==> flow/design.v <==
module bus #(
    parameter DATA_WIDTH = 32,
    parameter ADDR_WIDTH = 8,
    parameter RESP_WIDTH = 3
)
(
    input s0_axi_aclk,
    input s0_axi_aresetn,
    input [ADDR_WIDTH-1:0] s0_axi_awaddr,
    input s0_axi_awvalid,
    output reg s0_axi_awready,
    input [DATA_WIDTH-1:0] s0_axi_wdata,
    input [DATA_WIDTH/8:0] s0_axi_wstrb,
    input s0_axi_wvalid,
    output reg s0_axi_wready,
    output reg [RESP_WIDTH - 1:0] s0_axi_bresp,
    output reg s0_axi_bvalid,
    input s0_axi_bready,
    input [ADDR_WIDTH-1:0] s0_axi_araddr,
    input s0_axi_arvalid,
    output reg s0_axi_arready,
    output reg [DATA_WIDTH-1:0] s0_axi_rdata,
    output reg [RESP_WIDTH - 1:0] s0_axi_rresp,
    output reg s0_axi_rvalid,
    input s0_axi_rready,
    input m1_axi_aclk,
    input m1_axi_aresetn,
    output  reg [ADDR_WIDTH-1:0] m1_axi_awaddr,
    output  reg m1_axi_awvalid,
    input  m1_axi_awready,
    output  reg [DATA_WIDTH-1:0] m1_axi_wdata,
    output  reg [DATA_WIDTH/8:0] m1_axi_wstrb,
    output  reg m1_axi_wvalid,
    input  m1_axi_wready,
    input  [RESP_WIDTH - 1:0] m1_axi_bresp,
    input  m1_axi_bvalid,
    output reg m1_axi_bready,
    output reg [ADDR_WIDTH-1:0] m1_axi_araddr,
    output reg m1_axi_arvalid,
    input  m1_axi_arready,
    input  [DATA_WIDTH-1:0] m1_axi_rdata,
    input  [RESP_WIDTH - 1:0] m1_axi_rresp,
    input  m1_axi_rvalid,
    output reg m1_axi_rready,
    input m2_axi_aclk,
    input m2_axi_aresetn,
    output  reg [ADDR_WIDTH-1:0] m2_axi_awaddr,
    output  reg m2_axi_awvalid,
    input  m2_axi_awready,
    output  reg [DATA_WIDTH-1:0] m2_axi_wdata,
    output  reg [DATA_WIDTH/8:0] m2_axi_wstrb,
    output  reg m2_axi_wvalid,
    input  m2_axi_wready,
    input  [RESP_WIDTH - 1:0] m2_axi_bresp,
    input  m2_axi_bvalid,
    output reg m2_axi_bready,
    output reg [ADDR_WIDTH-1:0] m2_axi_araddr,
    output reg m2_axi_arvalid,
    input  m2_axi_arready,
    input  [DATA_WIDTH-1:0] m2_axi_rdata,
    input  [RESP_WIDTH - 1:0] m2_axi_rresp,
    input  m2_axi_rvalid,
    output reg m2_axi_rready
);
reg [DATA_WIDTH-1:0] cached_slave1_read_data;
reg [ADDR_WIDTH-1:0] cached_slave1_read_address;
reg [DATA_WIDTH-1:0] cached_slave1_write_data;
reg  cached_slave1_write_valid_data;
reg [ADDR_WIDTH-1:0] cached_slave1_write_address;
reg [DATA_WIDTH/8:0] cached_slave1_wstrb;
reg  cached_slave1_write_valid_address;
reg [DATA_WIDTH-1:0] cached_slave2_read_data;
reg [ADDR_WIDTH-1:0] cached_slave2_read_address;
reg [DATA_WIDTH-1:0] cached_slave2_write_data;
reg [ADDR_WIDTH-1:0] cached_slave2_write_address;
reg [DATA_WIDTH/8:0] cached_slave2_wstrb;
reg  cached_slave2_write_valid_data;
reg  cached_slave2_write_valid_address;
  typedef enum {IDLE_WRITE,VALID_WRITE_ADDR,VALID_WRITE_DATA, WRITE_TO_SLAVE1, WRITE_TO_SLAVE2, NOTIFY_MASTER_FROM_SLAVE1, NOTIFY_MASTER_FROM_SLAVE2 } writing_states;
  typedef enum {IDLE_READ, VALID_READ_ADDR, READ_FROM_SLAVE1, READ_FROM_SLAVE2, CACHE_DATA_FROM_SLAVE1,CACHE_DATA_FROM_SLAVE2, WRITE_TO_MASTER_FROM_SLAVE1, WRITE_TO_MASTER_FROM_SLAVE2 } reading_states;
  writing_states write_state;
  reading_states read_state;
always @(posedge s0_axi_aclk) begin
    if (s0_axi_aresetn == 0) begin
      s0_axi_awready <= 0;
      s0_axi_wready <= 0;
      s0_axi_bvalid <= 0;
      m1_axi_awvalid <=0;
      m1_axi_wvalid <=0;
      m2_axi_awvalid <=0;
      m2_axi_wvalid <=0;
      s0_axi_bresp <= 0;
      m1_axi_awaddr <= 0;
      m1_axi_wdata <= 0;
      m1_axi_wstrb <= 0;
      m1_axi_bready <= 0;
      m2_axi_awaddr <= 0;
      m2_axi_wdata <= 0;
      m2_axi_wstrb <= 0;
      m2_axi_bready <= 0;
      cached_slave1_write_address <= 0;
      cached_slave1_write_valid_address <= 0;
      cached_slave1_write_data <= 0;
      cached_slave1_wstrb <= 0;
      cached_slave1_write_valid_data <= 0;
      cached_slave2_write_address <= 0;
      cached_slave2_write_valid_address <= 0;
      cached_slave2_write_data <= 0;
      cached_slave2_wstrb <= 0;
      cached_slave2_write_valid_data <= 0;
      write_state <= IDLE_WRITE;
    end else begin
      case (write_state)
        IDLE_WRITE: begin
          s0_axi_wready <= 1;
          s0_axi_awready <= 1;
          s0_axi_bvalid <= 0;
          if (s0_axi_bready) begin
            s0_axi_wready <= 0;
            s0_axi_awready <= 0;
            write_state <= VALID_WRITE_ADDR;
          end
        end
        VALID_WRITE_ADDR: begin
          if(s0_axi_awaddr == 0 || s0_axi_awaddr == 4)begin
                cached_slave1_write_address <= s0_axi_awaddr;
                cached_slave1_write_valid_address <= s0_axi_awvalid;
                write_state <= VALID_WRITE_DATA;
              end 
          if(s0_axi_awaddr == 16 || s0_axi_awaddr == 20) begin
                cached_slave2_write_address <= s0_axi_awaddr;
                cached_slave2_write_valid_address <= s0_axi_awvalid;
                write_state <= VALID_WRITE_DATA;
              end 
        end
        VALID_WRITE_DATA: begin
            if(cached_slave1_write_address == 0 || cached_slave1_write_address == 4)begin
                cached_slave1_write_data <= s0_axi_wdata;
                cached_slave1_wstrb <= s0_axi_wstrb;
                cached_slave1_write_valid_data <= s0_axi_wvalid;
                write_state <= WRITE_TO_SLAVE1;
              end 
            if(cached_slave2_write_address == 16 || cached_slave2_write_address == 20) begin
                cached_slave2_write_data <= s0_axi_wdata;
                cached_slave2_wstrb <= s0_axi_wstrb;
                cached_slave2_write_valid_data <= s0_axi_wvalid;
                write_state <= WRITE_TO_SLAVE2;
              end 
        end
        WRITE_TO_SLAVE1: begin
            m1_axi_awaddr <= cached_slave1_write_address;
            m1_axi_awvalid <= 1;
            m1_axi_wdata <= cached_slave1_write_data;
            m1_axi_wstrb <= cached_slave1_wstrb;
            m1_axi_wvalid <= 1;
            m1_axi_bready <= s0_axi_bready;
            write_state <= NOTIFY_MASTER_FROM_SLAVE1;
        end
        WRITE_TO_SLAVE2: begin
            m2_axi_awaddr <= cached_slave2_write_address;
            m2_axi_awvalid <= 1;
            m2_axi_wdata <= cached_slave2_write_data;
            m2_axi_wstrb <= cached_slave2_wstrb;
            m2_axi_wvalid <= 1;
            m2_axi_bready <= s0_axi_bready;
            write_state <= NOTIFY_MASTER_FROM_SLAVE2;
          end
        NOTIFY_MASTER_FROM_SLAVE1: begin
            s0_axi_wready <= m1_axi_wready;
            s0_axi_awready <= m1_axi_awready;
            s0_axi_bvalid <= m1_axi_bvalid;
            s0_axi_bresp <= m1_axi_bresp;
            write_state <= IDLE_WRITE;
        end
        NOTIFY_MASTER_FROM_SLAVE2: begin
            s0_axi_wready <= m2_axi_wready;
            s0_axi_awready <= m2_axi_awready;
            s0_axi_bvalid <= m2_axi_bvalid;
            s0_axi_bresp <= m2_axi_bresp;
            write_state <= IDLE_WRITE;
        end
      endcase
    end
  end
always @(posedge s0_axi_aclk) begin
    if (s0_axi_aresetn == 0) begin
       s0_axi_arready <= 0;
       s0_axi_rvalid <= 0;
       s0_axi_rdata <= 0;
       s0_axi_rresp <= 0;
       m1_axi_rready <= 0;
       m2_axi_rready <= 0;
       m1_axi_araddr <= 0;
       m1_axi_arvalid <= 0;
       m2_axi_araddr <= 0;
       m2_axi_arvalid <= 0;
       cached_slave1_read_address <= 0;
       cached_slave1_read_data <= 0;
       cached_slave2_read_address <= 0;
       cached_slave2_read_data <= 0;
       read_state<=IDLE_READ;
    end else begin
      case (read_state)
        IDLE_READ: begin
          s0_axi_arready <= 1; 
          m1_axi_rready <= 0;
          m2_axi_rready <= 0;
          s0_axi_rvalid <= 0;
           if(s0_axi_rready ) begin
            read_state<=VALID_READ_ADDR;
           end
        end
        VALID_READ_ADDR: begin
            if(s0_axi_araddr == 8 || s0_axi_araddr == 12)begin
                cached_slave1_read_address <= s0_axi_araddr;
                s0_axi_arready <= 0;
                s0_axi_rvalid <= 1;
                read_state <= READ_FROM_SLAVE1;
               end 
           if(s0_axi_araddr == 24 || s0_axi_araddr == 28) begin
                 cached_slave2_read_address <= s0_axi_araddr;
                 s0_axi_rvalid <= 1;
                 s0_axi_arready <= 0;
                 read_state <= READ_FROM_SLAVE2;
              end 
        end
        READ_FROM_SLAVE1: begin
            m1_axi_araddr <= cached_slave1_read_address;
            m1_axi_arvalid <= 1;
            m1_axi_rready <= 1;
            read_state <= CACHE_DATA_FROM_SLAVE1;
        end
        READ_FROM_SLAVE2: begin
            m2_axi_araddr <= cached_slave2_read_address;
            m2_axi_arvalid <= 1;
            m2_axi_rready <= 1;
            read_state <= CACHE_DATA_FROM_SLAVE2;
        end
        CACHE_DATA_FROM_SLAVE1: begin
           cached_slave1_read_data <= m1_axi_rdata;
           read_state <= WRITE_TO_MASTER_FROM_SLAVE1;
        end
        CACHE_DATA_FROM_SLAVE2: begin
          cached_slave2_read_data <= m2_axi_rdata;
          read_state <= WRITE_TO_MASTER_FROM_SLAVE2;  
        end
        WRITE_TO_MASTER_FROM_SLAVE1: begin           
              if(m1_axi_arready) begin
                s0_axi_rdata <= cached_slave1_read_data; 
                s0_axi_rvalid <= 1;
                s0_axi_rresp <= 0;
                read_state <= IDLE_READ; 
              end
            s0_axi_rvalid <= 0;
        end
        WRITE_TO_MASTER_FROM_SLAVE2: begin 
            if(m2_axi_arready) begin
              s0_axi_rdata <= cached_slave2_read_data;
              s0_axi_rvalid <= 1;
              s0_axi_rresp <= 0;
              read_state <= IDLE_READ;
            end
            s0_axi_rvalid <= 0;
        end
      endcase
    end
  end
endmodule
module adder#(
    parameter DATA_WIDTH = 32,
    parameter ADDR_WIDTH = 8,
    parameter RESP_WIDTH = 3
)
(
    input s1_axi_aclk,
    input s1_axi_aresetn,
    input [ADDR_WIDTH-1:0] s1_axi_awaddr,
    input s1_axi_awvalid,
    output reg s1_axi_awready,
    input [DATA_WIDTH-1:0] s1_axi_wdata,
    input [DATA_WIDTH/8:0] s1_axi_wstrb,
    input s1_axi_wvalid,
    output reg s1_axi_wready,
    output reg [RESP_WIDTH - 1:0] s1_axi_bresp,
    output reg s1_axi_bvalid,
    input s1_axi_bready,
    input [ADDR_WIDTH-1:0] s1_axi_araddr,
    input s1_axi_arvalid,
    output  s1_axi_arready,
    output reg [DATA_WIDTH-1:0] s1_axi_rdata,
    output reg [RESP_WIDTH - 1:0] s1_axi_rresp,
    output reg s1_axi_rvalid,
    input  s1_axi_rready
);
reg [DATA_WIDTH-1:0] operandA, operandB;
wire [(2*DATA_WIDTH-1):0] result_tmp;
wire [DATA_WIDTH-1:0] overflow_adder;
reg [1:0] operandCounters;
reg [(2*DATA_WIDTH-1):0] result_hold;
reg s1_axi_arready_tmp;
assign s1_axi_arready = s1_axi_arready_tmp;
always@(posedge s1_axi_aclk)
begin
    if(~s1_axi_aresetn) 
    begin
	    s1_axi_awready <= 0;
       s1_axi_wready <= 0;
       operandCounters <= 0;
       operandA <= 0;
       operandB <= 0;
       s1_axi_bresp <= 0;
       s1_axi_bvalid <= 0;
    end
	else if(s1_axi_awvalid == 1 && s1_axi_wvalid == 1 )
	  begin
	     case(s1_axi_awaddr)
		   0:
		     begin
            s1_axi_awready <= 0;
            s1_axi_wready <= 0;
                  operandA <= s1_axi_wdata;
                  if(operandCounters == 2'b10) begin
                     operandCounters <= 1;
                  end
                  else begin
                     operandCounters <= operandCounters + 1;
                  end
                  if (s1_axi_bready == 1) begin
                    s1_axi_awready <= 1;
                    s1_axi_wready <= 1;
                    s1_axi_bresp <= 0;
                    s1_axi_bvalid <= 1;  
                  end
			 end  
		   4: 
		     begin
            s1_axi_awready <= 0;
            s1_axi_wready <= 0;
              operandB <= s1_axi_wdata;  
              if(operandCounters == 2) begin
                    operandCounters <= 1;
              end
                  else begin
                    operandCounters <= operandCounters + 1;
                  end 
              if (s1_axi_bready == 1) begin
                s1_axi_awready <= 1;
                s1_axi_wready <= 1;
                s1_axi_bresp <= 0;
                s1_axi_bvalid <= 1;
              end
			 end 
		   default:
		      begin
			     s1_axi_awready <= 1;
              s1_axi_wready <= 1;
			  end
        endcase
	  end
	else
	  begin
	   s1_axi_bresp <= 0;
      s1_axi_bvalid <= 0;
	  end
end
always@(posedge s1_axi_aclk)
begin
   if(~s1_axi_aresetn)
      result_hold <= 0;
   else if(operandCounters == 2)
      result_hold <= result_tmp;
end
assign result_tmp = (operandCounters == 2) ? operandA + operandB : result_hold;
assign overflow_adder = (result_tmp > (2**DATA_WIDTH)-1)?1:0;    
always@(posedge s1_axi_aclk)
begin
   if(~s1_axi_aresetn) begin
	   s1_axi_rvalid <= 0;
       s1_axi_rresp <= 0;
       s1_axi_rdata <= 0;
   end 
	else if(s1_axi_rready == 1 && s1_axi_arvalid == 1)
      begin
         case(s1_axi_araddr)
            8: begin
                  s1_axi_rvalid <= 1;
                  s1_axi_rresp <= 0;
                  s1_axi_rdata <= result_tmp[31:0];
               end
            12: begin
                  s1_axi_rvalid <= 1;
                  s1_axi_rresp <= 0;
                  s1_axi_rdata <= overflow_adder;
               end
            default: begin
                  s1_axi_rresp <= 0;
               end
         endcase
      end
   else
	  begin
        s1_axi_rresp <= 0;
	  end
end
always@(posedge s1_axi_aclk)
begin
 if(s1_axi_aresetn == 1'b0) 
  begin
   s1_axi_arready_tmp <= 0;
  end 
 else
   if(s1_axi_arvalid && ~s1_axi_arready_tmp )
      s1_axi_arready_tmp <= 1'b1;    
   else
      s1_axi_arready_tmp <= 1'b0; 
 end
endmodule
module multiplier#(
    parameter DATA_WIDTH = 32,
    parameter ADDR_WIDTH = 8,
    parameter RESP_WIDTH = 3
)
(
    input s2_axi_aclk,
    input s2_axi_aresetn,
    input [ADDR_WIDTH-1:0] s2_axi_awaddr,
    input s2_axi_awvalid,
    output reg s2_axi_awready,
    input [DATA_WIDTH-1:0] s2_axi_wdata,
    input [DATA_WIDTH/8:0] s2_axi_wstrb,
    input s2_axi_wvalid,
    output reg s2_axi_wready,
    output reg [RESP_WIDTH - 1:0] s2_axi_bresp,
    output reg s2_axi_bvalid,
    input s2_axi_bready,
    input [ADDR_WIDTH-1:0] s2_axi_araddr,
    input s2_axi_arvalid,
    output  s2_axi_arready,
    output reg [DATA_WIDTH-1:0] s2_axi_rdata,
    output reg [RESP_WIDTH - 1:0] s2_axi_rresp,
    output reg s2_axi_rvalid,
    input  s2_axi_rready
);
reg [DATA_WIDTH-1:0] operandA, operandB;
wire [(2*DATA_WIDTH-1):0] result_tmp;
wire [DATA_WIDTH-1:0] overflow_adder;
reg [1:0] operandCounters;
reg [(2*DATA_WIDTH-1):0] result_hold;
reg s2_axi_arready_tmp;
assign s2_axi_arready = s2_axi_arready_tmp;
always@(posedge s2_axi_aclk)
begin
    if(~s2_axi_aresetn) 
    begin
	    s2_axi_awready <= 0;
       s2_axi_wready <= 0;
       operandCounters <= 0;
       operandA <= 0;
       operandB <= 0;
       s2_axi_bresp <= 0;
       s2_axi_bvalid <= 0;
    end
	else if(s2_axi_awvalid == 1 && s2_axi_wvalid == 1 )
	  begin
	     case(s2_axi_awaddr)
		   16:
		     begin
            s2_axi_awready <= 0;
            s2_axi_wready <= 0;
                  operandA <= s2_axi_wdata;
                  if(operandCounters == 2'b10) begin
                     operandCounters <= 1;
                  end
                  else begin
                     operandCounters <= operandCounters + 1;
                  end
                  if (s2_axi_bready == 1) begin
                    s2_axi_awready <= 1;
                    s2_axi_wready <= 1;
                    s2_axi_bresp <= 0;
                    s2_axi_bvalid <= 1;  
                  end
			 end  
		   20: 
		     begin
            s2_axi_awready <= 0;
            s2_axi_wready <= 0;
              operandB <= s2_axi_wdata;  
              if(operandCounters == 2) begin
                    operandCounters <= 1;
              end
                  else begin
                    operandCounters <= operandCounters + 1;
                  end 
              if (s2_axi_bready == 1) begin
                s2_axi_awready <= 1;
                s2_axi_wready <= 1;
                s2_axi_bresp <= 0;
                s2_axi_bvalid <= 1;
              end
			 end 
		   default:
		      begin
			     s2_axi_awready <= 1;
              s2_axi_wready <= 1;
			  end
        endcase
	  end
	else
	  begin
	   s2_axi_bresp <= 0;
      s2_axi_bvalid <= 0;
	  end
end
always@(posedge s2_axi_aclk)
begin
   if(~s2_axi_aresetn)
      result_hold <= 0;
   else if(operandCounters == 2)
      result_hold <= result_tmp;
end
assign result_tmp = (operandCounters == 2) ? operandA * operandB : result_hold;
assign overflow_adder = (result_tmp > (2**DATA_WIDTH)-1)?1:0;    
always@(posedge s2_axi_aclk)
begin
   if(~s2_axi_aresetn) begin
	   s2_axi_rvalid <= 0;
       s2_axi_rresp <= 0;
       s2_axi_rdata <= 0;
   end 
	else if(s2_axi_rready == 1 && s2_axi_arvalid == 1)
      begin
         case(s2_axi_araddr)
            24: begin
                  s2_axi_rvalid <= 1;
                  s2_axi_rresp <= 0;
                  s2_axi_rdata <= result_tmp[31:0];
               end
            28: begin
                  s2_axi_rvalid <= 1;
                  s2_axi_rresp <= 0;
                  s2_axi_rdata <= overflow_adder;
               end
            default: begin
                  s2_axi_rresp <= 0;
               end
         endcase
      end
   else
	  begin
        s2_axi_rresp <= 0;
	  end
end
always@(posedge s2_axi_aclk)
begin
 if(s2_axi_aresetn == 1'b0) 
  begin
   s2_axi_arready_tmp <= 0;
  end 
 else
   if(s2_axi_arvalid && ~s2_axi_arready_tmp )
      s2_axi_arready_tmp <= 1'b1;    
   else
      s2_axi_arready_tmp <= 1'b0; 
 end
endmodule
module wrapper #(
    parameter DATA_WIDTH = 32,
    parameter ADDR_WIDTH = 8,
    parameter RESP_WIDTH = 3
)
(
    input s3_axi_aclk,
    input s3_axi_aresetn,
    input [ADDR_WIDTH-1:0] s3_axi_awaddr,
    input s3_axi_awvalid,
    output wire s3_axi_awready,
    input [DATA_WIDTH-1:0] s3_axi_wdata,
    input [DATA_WIDTH/8:0] s3_axi_wstrb,
    input s3_axi_wvalid,
    output wire s3_axi_wready,
    output wire [RESP_WIDTH - 1:0] s3_axi_bresp,
    output wire s3_axi_bvalid,
    input s3_axi_bready,
    input [ADDR_WIDTH-1:0] s3_axi_araddr,
    input s3_axi_arvalid,
    output wire s3_axi_arready,
    output wire [DATA_WIDTH-1:0] s3_axi_rdata,
    output wire [RESP_WIDTH - 1:0] s3_axi_rresp,
    output wire s3_axi_rvalid,
    input s3_axi_rready
);
wire [ADDR_WIDTH-1:0] connect_slave1_awaddr;
wire connect_slave1_awvalid;
wire connect_slave1_awready;
wire [DATA_WIDTH-1:0] connect_slave1_wdata;
wire [DATA_WIDTH/8:0] connect_slave1_wstrb;
wire connect_slave1_wvalid;
wire connect_slave1_wready;
wire [RESP_WIDTH - 1:0] connect_slave1_bresp;
wire connect_slave1_bvalid;
wire connect_slave1_bready;
wire [ADDR_WIDTH-1:0] connect_slave1_araddr;
wire connect_slave1_arvalid;
wire connect_slave1_arready;
wire [DATA_WIDTH-1:0] connect_slave1_rdata;
wire [RESP_WIDTH - 1:0] connect_slave1_rresp;
wire connect_slave1_rvalid;
wire connect_slave1_rready;
wire [ADDR_WIDTH-1:0] connect_slave2_awaddr;
wire connect_slave2_awvalid;
wire connect_slave2_awready;
wire [DATA_WIDTH-1:0] connect_slave2_wdata;
wire [DATA_WIDTH/8:0] connect_slave2_wstrb;
wire connect_slave2_wvalid;
wire connect_slave2_wready;
wire [RESP_WIDTH - 1:0] connect_slave2_bresp;
wire connect_slave2_bvalid;
wire connect_slave2_bready;
wire [ADDR_WIDTH-1:0] connect_slave2_araddr;
wire connect_slave2_arvalid;
wire connect_slave2_arready;
wire [DATA_WIDTH-1:0] connect_slave2_rdata;
wire [RESP_WIDTH - 1:0] connect_slave2_rresp;
wire connect_slave2_rvalid;
wire connect_slave2_rready;
bus#(
    .DATA_WIDTH(DATA_WIDTH),
    .ADDR_WIDTH(ADDR_WIDTH),
    .RESP_WIDTH(RESP_WIDTH)
) bus_instiate (
    .s0_axi_aclk(s3_axi_aclk),
    .s0_axi_aresetn(s3_axi_aresetn),
    .s0_axi_awaddr(s3_axi_awaddr),
    .s0_axi_awvalid(s3_axi_awvalid),
    .s0_axi_awready(s3_axi_awready),
    .s0_axi_wdata(s3_axi_wdata),
    .s0_axi_wstrb(s3_axi_wstrb),
    .s0_axi_wvalid(s3_axi_wvalid),
    .s0_axi_wready(s3_axi_wready),
    .s0_axi_bresp(s3_axi_bresp),
    .s0_axi_bvalid(s3_axi_bvalid),
    .s0_axi_bready(s3_axi_bready),
    .s0_axi_araddr(s3_axi_araddr),
    .s0_axi_arvalid(s3_axi_arvalid),
    .s0_axi_arready(s3_axi_arready),
    .s0_axi_rdata(s3_axi_rdata),
    .s0_axi_rresp(s3_axi_rresp),
    .s0_axi_rvalid(s3_axi_rvalid),
    .s0_axi_rready(s3_axi_rready),
    .m1_axi_aclk(s3_axi_aclk),
    .m1_axi_aresetn(s3_axi_aresetn),
    .m1_axi_awaddr(connect_slave1_awaddr),
    .m1_axi_awvalid(connect_slave1_awvalid),
    .m1_axi_awready(connect_slave1_awready),
    .m1_axi_wdata(connect_slave1_wdata),
    .m1_axi_wstrb(connect_slave1_wstrb),
    .m1_axi_wvalid(connect_slave1_wvalid),
    .m1_axi_wready(connect_slave1_wready),
    .m1_axi_bresp(connect_slave1_bresp),
    .m1_axi_bvalid(connect_slave1_bvalid),
    .m1_axi_bready(connect_slave1_bready),
    .m1_axi_araddr(connect_slave1_araddr),
    .m1_axi_arvalid(connect_slave1_arvalid),
    .m1_axi_arready(connect_slave1_arready),
    .m1_axi_rdata(connect_slave1_rdata),
    .m1_axi_rresp(connect_slave1_rresp),
    .m1_axi_rvalid(connect_slave1_rvalid),
    .m1_axi_rready(connect_slave1_rready),
    .m2_axi_aclk(s3_axi_aclk),
    .m2_axi_aresetn(s3_axi_aresetn),
    .m2_axi_awaddr(connect_slave2_awaddr),
    .m2_axi_awvalid(connect_slave2_awvalid),
    .m2_axi_awready(connect_slave2_awready),
    .m2_axi_wdata(connect_slave2_wdata),
    .m2_axi_wstrb(connect_slave2_wstrb),
    .m2_axi_wvalid(connect_slave2_wvalid),
    .m2_axi_wready(connect_slave2_wready),
    .m2_axi_bresp(connect_slave2_bresp),
    .m2_axi_bvalid(connect_slave2_bvalid),
    .m2_axi_bready(connect_slave2_bready),
    .m2_axi_araddr(connect_slave2_araddr),
    .m2_axi_arvalid(connect_slave2_arvalid),
    .m2_axi_arready(connect_slave2_arready),
    .m2_axi_rdata(connect_slave2_rdata),
    .m2_axi_rresp(connect_slave2_rresp),
    .m2_axi_rvalid(connect_slave2_rvalid),
    .m2_axi_rready(connect_slave2_rready)
  );
  adder #(
    .DATA_WIDTH(DATA_WIDTH),
    .ADDR_WIDTH(ADDR_WIDTH),
    .RESP_WIDTH(RESP_WIDTH)
  ) adder_instiate (
    .s1_axi_aclk(s3_axi_aclk),
    .s1_axi_aresetn(s3_axi_aresetn),
    .s1_axi_awaddr(connect_slave1_awaddr),
    .s1_axi_awvalid(connect_slave1_awvalid),
    .s1_axi_awready(connect_slave1_awready),
    .s1_axi_wdata(connect_slave1_wdata),
    .s1_axi_wstrb(connect_slave1_wstrb),
    .s1_axi_wvalid(connect_slave1_wvalid),
    .s1_axi_wready(connect_slave1_wready),
    .s1_axi_bresp(connect_slave1_bresp),
    .s1_axi_bvalid(connect_slave1_bvalid),
    .s1_axi_bready(connect_slave1_bready),
    .s1_axi_araddr(connect_slave1_araddr),
    .s1_axi_arvalid(connect_slave1_arvalid),
    .s1_axi_arready(connect_slave1_arready),
    .s1_axi_rdata(connect_slave1_rdata),
    .s1_axi_rresp(connect_slave1_rresp),
    .s1_axi_rvalid(connect_slave1_rvalid),
    .s1_axi_rready(connect_slave1_rready)
  );
   multiplier #(
    .DATA_WIDTH(DATA_WIDTH),
    .ADDR_WIDTH(ADDR_WIDTH),
    .RESP_WIDTH(RESP_WIDTH)
   ) multiplier_instiate (
    .s2_axi_aclk(s3_axi_aclk),
    .s2_axi_aresetn(s3_axi_aresetn),
    .s2_axi_awaddr(connect_slave2_awaddr),
    .s2_axi_awvalid(connect_slave2_awvalid),
    .s2_axi_awready(connect_slave2_awready),
    .s2_axi_wdata(connect_slave2_wdata),
    .s2_axi_wstrb(connect_slave2_wstrb),
    .s2_axi_wvalid(connect_slave2_wvalid),
    .s2_axi_wready(connect_slave2_wready),
    .s2_axi_bresp(connect_slave2_bresp),
    .s2_axi_bvalid(connect_slave2_bvalid),
    .s2_axi_bready(connect_slave2_bready),
    .s2_axi_araddr(connect_slave2_araddr),
    .s2_axi_arvalid(connect_slave2_arvalid),
    .s2_axi_arready(connect_slave2_arready),
    .s2_axi_rdata(connect_slave2_rdata),
    .s2_axi_rresp(connect_slave2_rresp),
    .s2_axi_rvalid(connect_slave2_rvalid),
    .s2_axi_rready(connect_slave2_rready)
  );
endmodule
Wiki page: wrapper / tool data

======== From RTL to reports: wrapper ========
Tool output for the design above before and after an edit, in the order of the flow.
Lines under "unedited" count in the file above, lines under "edited" in the edited file.
"change": "edited" minus "unedited" as printed here. "relative change": 100 x difference / "unedited".
Library cell names are shortened.
A cell with - has no value.
inputs
  design top .............................. wrapper
  clock port .............................. s3_axi_aclk
  standard-cell library ................... sky130hd
  corner .................................. tt_025C_1v80

======== Edit of the RTL ========
The edit as a unified diff against the file above.
The edited RTL no longer does the same as the RTL above: the edit was made by script, with no optimisation intended.
begin of diff
@@ -573,5 +573,5 @@
     input s3_axi_aclk,
     input s3_axi_aresetn,
-    input [ADDR_WIDTH-1:0] s3_axi_awaddr,
+    input [ADDR_WIDTH-1:0] s3_axi_awaddr_pad,
     input s3_axi_awvalid,
     output wire s3_axi_awready,
@@ -591,4 +591,6 @@
     input s3_axi_rready
 );
+reg [ADDR_WIDTH-1:0] s3_axi_awaddr;
+always @(posedge s3_axi_aclk) s3_axi_awaddr <= s3_axi_awaddr_pad;
 wire [ADDR_WIDTH-1:0] connect_slave1_awaddr;
 wire connect_slave1_awvalid;
end of diff

======== After elaboration ========
Yosys after proc, flatten, opt, wreduce and memory -nomap, before mapping. Memory bits, and registers merged into a memory's read port (data or address), are not among the register bits. Print and check cells are not counted.
word-level totals
  what                             unedited  edited  change  relative change (%)
  register bits after elaboration  706       714     +8      +1.13
  bits in latches                  0         0       0       -
  bits in writable memories        0         0       0       -
  memory bits (read-only)          0         0       0       -
  word width x clocked read ports  0         0       0       -
  memories kept                    0         0       0       -
  input bits                       60        60      0       0.00
  output and inout bits            43        43      0       0.00
  elaborated cells                 207       208     +1      +0.48
operators by class
  what                       unedited  edited  change  relative change (%)
  add/sub/neg operators      3         3       0       0.00
  multipliers                1         1       0       0.00
  divide/modulo/power cells  0         0       0       -
  order comparisons          2         2       0       0.00
  equal/unequal tests        41        41      0       0.00
  shift operators            0         0       0       -
  multiplexer cells          54        54      0       0.00
  bitwise logic cells        2         2       0       0.00
  reduce/logical cells       55        55      0       0.00
operator list
  cell                                                                                unedited  edited  change  relative change (%)
  2-bit AND reduction                                                                 20        20      0       0.00
  1-bit 2-to-1 mux                                                                    17        17      0       0.00
  32-bit 2-to-1 mux                                                                   12        12      0       0.00
  8-bit by 5-bit equality test with 1-bit output (second input constant)              10        10      0       0.00
  2-bit nonzero test                                                                  10        10      0       0.00
  32-bit by 3-bit equality test with 1-bit output (second input constant)             7         7       0       0.00
  1-bit logical OR                                                                    6         6       0       0.00
  3-bit 2-to-1 mux                                                                    6         6       0       0.00
  32-bit by 2-bit equality test with 1-bit output (second input constant)             4         4       0       0.00
  8-bit by 4-bit equality test with 1-bit output (second input constant)              4         4       0       0.00
  1-bit logical AND                                                                   4         4       0       0.00
  2-bit 2-to-1 mux                                                                    4         4       0       0.00
  2-bit by 1-bit inequality test with 1-bit output (second input constant)            4         4       0       0.00
  1-bit case mux with 2-bit select                                                    4         4       0       0.00
  8-bit by 3-bit equality test with 1-bit output (second input constant)              3         3       0       0.00
  8-bit logical NOT                                                                   3         3       0       0.00
  3-bit by 1-bit inequality test with 1-bit output (second input constant)            3         3       0       0.00
  32-bit case mux with 2-bit select                                                   3         3       0       0.00
  2-bit OR reduction                                                                  3         3       0       0.00
  2-bit by 1-bit adder with 2-bit output (second input constant)                      2         2       0       0.00
  2-bit equality test (second input constant)                                         2         2       0       0.00
  32-bit by 1-bit equality test with 1-bit output (second input constant)             2         2       0       0.00
  64-bit by 32-bit greater-than comparator with 1-bit output (second input constant)  2         2       0       0.00
  32-bit logical NOT                                                                  2         2       0       0.00
  64-bit 2-to-1 mux                                                                   2         2       0       0.00
  2-bit inequality test (second input constant)                                       2         2       0       0.00
  1-bit inverter                                                                      2         2       0       0.00
  1-bit case mux with 3-bit select                                                    2         2       0       0.00
Not every row of either side is listed.

======== Depth ========
Depth = most cells in a row (Yosys ltp): at word level without a register or memory, in the mapped netlist without a sequential cell, where the memories' decode and read muxes count.
depth
  what                          unedited  edited  change  relative change (%)
  depth after elaboration       5         5       0       0.00
  ABC_AREA                      0         0       -       -
  mapped depth                  29        30      +1      +3.45
  mapped depth without buffers  27        28      +1      +3.70

======== Netlist ========
The flow's flattened synthesis, as Yosys stat reports it; memories are mapped. The netlist is that of the ABC_AREA named above (0 if unset); the other value can give another one.
cell types
  cell      unedited  edited  change  relative change (%)
  o21ai_0   105       85      -20     -19.05
  xnor2_1   30        50      +20     +66.67
  a21oi_1   354       373     +19     +5.37
  buf_1     5         17      +12     +240.00
  and2_1    546       555     +9      +1.65
  a22o_1    14        23      +9      +64.29
  dfxtp_1   645       653     +8      +1.24
  nor2b_1   9         17      +8      +88.89
  buf_6     8         0       -8      -100.00
  and3_1    61        54      -7      -11.48
  a22oi_1   18        11      -7      -38.89
  o21bai_1  10        17      +7      +70.00
  nand2_1   1093      1099    +6      +0.55
  nor2_1    397       391     -6      -1.51
  nor3_1    38        32      -6      -15.79
  xor2_1    38        33      -5      -13.16
  o21a_1    19        14      -5      -26.32
  and4_1    8         3       -5      -62.50
Not every row of either side is listed.
synthesis totals
  what                                 unedited  edited   change  relative change (%)
  standard cells after synthesis       6479      6445     -34     -0.52
  cell area after synthesis (sq um)    57679.1   57387.5  -291.6  -0.51
  sequential part of the area (sq um)  12912.4   13072.5  +160.1  +1.24
  flip-flops                           645       653      +8      +1.24
  buffer cells                         409       405      -4      -0.98
The figures by module come from a second, unflattened synthesis with its own total; it is not the netlist above.
second synthesis, totals
  what                                             unedited  edited   change  relative change (%)
  cell total of the unflattened synthesis          6687      6610     -77     -1.15
  area total of the unflattened synthesis (sq um)  59950.0   59508.3  -441.7  -0.74
Rows give one instance, submodules left out.
by module, unedited
  module      times used  cells  area (sq um)  seq. area (sq um)
  multiplier  1           4569   39964.6       3323.2
  bus         1           1193   12324.3       6786.5
  adder       1           925    7661.1        3323.2
  wrapper     1           0      0.0           0.0
by module, edited
  module      times used  cells  area (sq um)  seq. area (sq um)
  multiplier  1           4484   39362.8       3323.2
  bus         1           1193   12324.3       6786.5
  adder       1           925    7661.1        3323.2
  wrapper     1           8      160.2         160.2

======== Timing after synthesis ========
Path of least setup slack by OpenSTA after synthesis, without wires, with an ideal clock, recovery checks aside; 20% of the period is set as input and as output delay. Where synthesis merged equal registers, the netlist keeps one of their names.
timing path after synthesis
  what                                 unedited                                      edited                                        change  relative change (%)
  path type                            register -> register                          register -> register                          -       -
  from                                 register multiplier_instiate.operandB[8]      register multiplier_instiate.operandB[8]      -       -
  to                                   register multiplier_instiate.s2_axi_rdata[0]  register multiplier_instiate.s2_axi_rdata[0]  -       -
  period (ns)                          10.0                                          10.0                                          0.0     0.00
  library setup time (ns)              0.131                                         0.120                                         -0.011  -
  time at the first pin (ns)           0.000                                         0.000                                         0.000   -
  data arrival time (ns)               7.534                                         7.693                                         +0.159  +2.11
  data required time (ns)              9.869                                         9.880                                         +0.011  +0.11
  slack (ns)                           2.335                                         2.187                                         -0.148  -
  delay of the path (ns)               7.665                                         7.813                                         +0.148  +1.93
  stages on the path                   28                                            29                                            +1      +3.57
  path buffers                         1                                             2                                             +1      +100.00
  period reached after synthesis (ns)  7.665                                         7.813                                         +0.148  +1.93
"delay of the path" is the arrival time less input delay plus setup time.
"stages on the path" counts driving pins, that of a launching flip-flop among them; a cell with two outputs on the path counts twice.
"period reached after synthesis" = period - worst setup slack (recovery checks aside). The figure is calculated, with input and output delays left at 20% of the set period.
Between the ends stands the longest chain of elaborated cells between them, by number of cells; it is not shown to be the way that was timed. Of several equally long chains one is given.
A line is the first line of the expression or statement that the cell stems from. Yosys adds cells for indexed reads and writes and turns some case tables into memories.
At most two assigning lines are given for a register; there are more.
between the ends, after synthesis, unedited
  cells stage by stage .................... dfxtp_1 -> clkbuf_1 -> nand2_1 -> fa_1 -> inv_1 -> fa_1 -> fa_1 -> inv_1 -> fa_1 -> inv_1 -> fa_1 -> fa_1 -> fa_1 -> inv_1 -> fa_1 -> inv_1 -> ha_1 -> nand2_1 -> or3_4 -> nor3_1 -> o21ai_0 -> a211oi_1 -> mux2i_1 -> o311ai_0 -> a2111oi_2 -> and4b_1 -> nor4b_2 -> a31oi_1
  cells in the longest elaborated chain ... 5
  elaborated cells between the ends (all ways) .. 5
  source lines of those cells ............. 3
  those cells by class .................... mul: 1; compare: 1; mux: 3
RTL lines, path after synthesis, unedited
  what                                                        RTL line  source
  start, declared                                             444       reg [DATA_WIDTH-1:0] operandA, operandB;
  start, assigned                                             459       operandB <= 0;
  start, assigned                                             488       operandB <= s2_axi_wdata;
  32-bit by 32-bit multiplier with 64-bit output              522       assign result_tmp = (operandCounters == 2) ? operandA * operandB : result_hold;
  64-bit 2-to-1 mux                                           522
  64-bit by 32-bit greater-than comparator with 1-bit output  523       assign overflow_adder = (result_tmp > (2**DATA_WIDTH)-1)?1:0;
  1-bit 2-to-1 mux                                            523
  32-bit case mux with 2-bit select                           533       case(s2_axi_araddr)
  end, assigned                                               537       s2_axi_rdata <= result_tmp[31:0];
  end, assigned                                               542       s2_axi_rdata <= overflow_adder;
  end, declared                                               439       output reg [DATA_WIDTH-1:0] s2_axi_rdata,
between the ends, after synthesis, edited
  cells stage by stage .................... dfxtp_1 -> clkbuf_1 -> nand2_1 -> fa_1 -> inv_1 -> fa_1 -> fa_1 -> inv_1 -> fa_1 -> inv_1 -> fa_1 -> fa_1 -> fa_1 -> inv_1 -> fa_1 -> inv_1 -> ha_1 -> buf_2 -> nand2_1 -> nor3_1 -> nand3_1 -> o311a_4 -> a21bo_4 -> xnor2_1 -> a2111oi_2 -> and4bb_1 -> nand4_1 -> or4_1 -> o31a_1
  cells in the longest elaborated chain ... 5
  elaborated cells between the ends (all ways) .. 5
  source lines of those cells ............. 3
  those cells by class .................... mul: 1; compare: 1; mux: 3
RTL lines, path after synthesis, edited
  what                                                        RTL line  source
  start, declared                                             444       reg [DATA_WIDTH-1:0] operandA, operandB;
  start, assigned                                             459       operandB <= 0;
  start, assigned                                             488       operandB <= s2_axi_wdata;
  32-bit by 32-bit multiplier with 64-bit output              522       assign result_tmp = (operandCounters == 2) ? operandA * operandB : result_hold;
  64-bit 2-to-1 mux                                           522
  64-bit by 32-bit greater-than comparator with 1-bit output  523       assign overflow_adder = (result_tmp > (2**DATA_WIDTH)-1)?1:0;
  1-bit 2-to-1 mux                                            523
  32-bit case mux with 2-bit select                           533       case(s2_axi_araddr)
  end, assigned                                               537       s2_axi_rdata <= result_tmp[31:0];
  end, assigned                                               542       s2_axi_rdata <= overflow_adder;
  end, declared                                               439       output reg [DATA_WIDTH-1:0] s2_axi_rdata,

======== Timing after layout ========
From the final timing report of each run of pair A: the path of least setup slack in the routed layout; clock arrival at registers is part of the times.
timing path post-layout
  what                        unedited                                      edited                                        change  relative change (%)
  path type                   register -> register                          register -> register                          -       -
  from                        register multiplier_instiate.operandA[5]      register multiplier_instiate.operandB[10]     -       -
  to                          register multiplier_instiate.s2_axi_rdata[0]  register multiplier_instiate.s2_axi_rdata[0]  -       -
  period (ns)                 9.39                                          9.39                                          0.00    0.00
  library setup time (ns)     0.13                                          0.11                                          -0.02   -
  time at the first pin (ns)  0.60                                          0.58                                          -0.02   -3.33
  data arrival time (ns)      9.45                                          9.50                                          +0.05   +0.53
  data required time (ns)     9.85                                          9.86                                          +0.01   +0.10
  slack (ns)                  0.40                                          0.36                                          -0.04   -
  stages on the path          26                                            27                                            +1      +3.85
  path buffers                1                                             0                                             -1      -100.00
Between the ends stands the longest chain of elaborated cells between them, by number of cells; it is not shown to be the way that was timed. Of several equally long chains one is given.
At most two assigning lines are given for a register; there are more.
between the ends, post-layout, unedited
  cells stage by stage .................... dfxtp_2 -> nand2_1 -> fa_1 -> inv_1 -> fa_1 -> fa_1 -> fa_1 -> fa_1 -> fa_1 -> fa_1 -> inv_1 -> fa_1 -> inv_1 -> ha_1 -> nand4_1 -> nor4_1 -> a22oi_1 -> a21boi_0 -> buf_4 -> nor2_1 -> a41oi_1 -> nand3b_1 -> o41ai_1 -> nand4_1 -> nor4b_2 -> a31oi_1
  cells in the longest elaborated chain ... 5
  elaborated cells between the ends (all ways) .. 5
  source lines of those cells ............. 3
  those cells by class .................... mul: 1; compare: 1; mux: 3
RTL lines, path post-layout, unedited
  what                                                        RTL line  source
  start, declared                                             444       reg [DATA_WIDTH-1:0] operandA, operandB;
  start, assigned                                             458       operandA <= 0;
  start, assigned                                             470       operandA <= s2_axi_wdata;
  32-bit by 32-bit multiplier with 64-bit output              522       assign result_tmp = (operandCounters == 2) ? operandA * operandB : result_hold;
  64-bit 2-to-1 mux                                           522
  64-bit by 32-bit greater-than comparator with 1-bit output  523       assign overflow_adder = (result_tmp > (2**DATA_WIDTH)-1)?1:0;
  1-bit 2-to-1 mux                                            523
  32-bit case mux with 2-bit select                           533       case(s2_axi_araddr)
  end, assigned                                               537       s2_axi_rdata <= result_tmp[31:0];
  end, assigned                                               542       s2_axi_rdata <= overflow_adder;
  end, declared                                               439       output reg [DATA_WIDTH-1:0] s2_axi_rdata,
between the ends, post-layout, edited
  cells stage by stage .................... dfxtp_1 -> and2_1 -> fa_1 -> fa_1 -> inv_1 -> fa_1 -> fa_1 -> inv_1 -> fa_1 -> fa_1 -> fa_1 -> inv_1 -> fa_1 -> inv_1 -> ha_1 -> nand4_1 -> nor3_1 -> a32o_1 -> o21ai_0 -> o311a_4 -> a21bo_4 -> o21ai_0 -> a21oi_1 -> xnor2_1 -> o21ai_0 -> or4_1 -> o31a_1
  cells in the longest elaborated chain ... 5
  elaborated cells between the ends (all ways) .. 5
  source lines of those cells ............. 3
  those cells by class .................... mul: 1; compare: 1; mux: 3
RTL lines, path post-layout, edited
  what                                                        RTL line  source
  start, declared                                             444       reg [DATA_WIDTH-1:0] operandA, operandB;
  start, assigned                                             459       operandB <= 0;
  start, assigned                                             488       operandB <= s2_axi_wdata;
  32-bit by 32-bit multiplier with 64-bit output              522       assign result_tmp = (operandCounters == 2) ? operandA * operandB : result_hold;
  64-bit 2-to-1 mux                                           522
  64-bit by 32-bit greater-than comparator with 1-bit output  523       assign overflow_adder = (result_tmp > (2**DATA_WIDTH)-1)?1:0;
  1-bit 2-to-1 mux                                            523
  32-bit case mux with 2-bit select                           533       case(s2_axi_araddr)
  end, assigned                                               537       s2_axi_rdata <= result_tmp[31:0];
  end, assigned                                               542       s2_axi_rdata <= overflow_adder;
  end, declared                                               439       output reg [DATA_WIDTH-1:0] s2_axi_rdata,

======== Flow runs ========
Runs of the flow (Yosys, OpenROAD) on both versions; the two runs of a pair have the same settings. The constraints put input and output delay at 20% of the set period each and load the outputs with 0.01 pF.
flow settings, pair A
  CORE_UTILIZATION ........................ 40
  period_ns ............................... 9.39
  CAP_MARGIN .............................. 20
  CORE_MARGIN ............................. 2
  SLEW_MARGIN ............................. 20
measured results, pair A
  what                                    unedited  edited    change  relative change (%)
  netlist area reported by Yosys (sq um)  57679.1   57387.5   -291.6  -0.51
  area of the die (sq um)                 147253.0  146513.0  -740.0  -0.50
  utilization in the final report (%)     43.9      44.0      +0.1    -
  worst setup slack after layout (ns)     0.400     0.364     -0.036  -
  final worst hold slack (ns)             0.440     0.445     +0.005  -
  total power of the final layout (µW)    5622      5511      -111    -1.97
flow settings, pair B
  CAP_MARGIN .............................. 10
  CELL_PAD_IN_SITES_DETAIL_PLACEMENT ...... 0
  CORE_ASPECT_RATIO ....................... 1.77
  CORE_UTILIZATION ........................ 58
  CTS_CLUSTER_SIZE ........................ 28
  GPL_TIMING_DRIVEN ....................... 0
  MIN_ROUTING_LAYER ....................... met1
  PLACE_DENSITY_LB_ADDON .................. 0.13
  TNS_END_PERCENT ......................... 50
  period_ns ............................... 8.47
  CORE_MARGIN ............................. 2
  SLEW_MARGIN ............................. 20
measured results, pair B
  what                                    unedited  edited    change  relative change (%)
  netlist area reported by Yosys (sq um)  57679.1   57387.5   -291.6  -0.51
  area of the die (sq um)                 102087.0  101580.0  -507.0  -0.50
  utilization in the final report (%)     64.7      65.1      +0.4    -
  worst setup slack after layout (ns)     -0.456    -0.242    +0.214  -
  final worst hold slack (ns)             0.456     0.453     -0.003  -
  total power of the final layout (µW)    5550      5515      -35     -0.63
"total power of the final layout": no workload was simulated; the value follows from the tool's default switching activity.
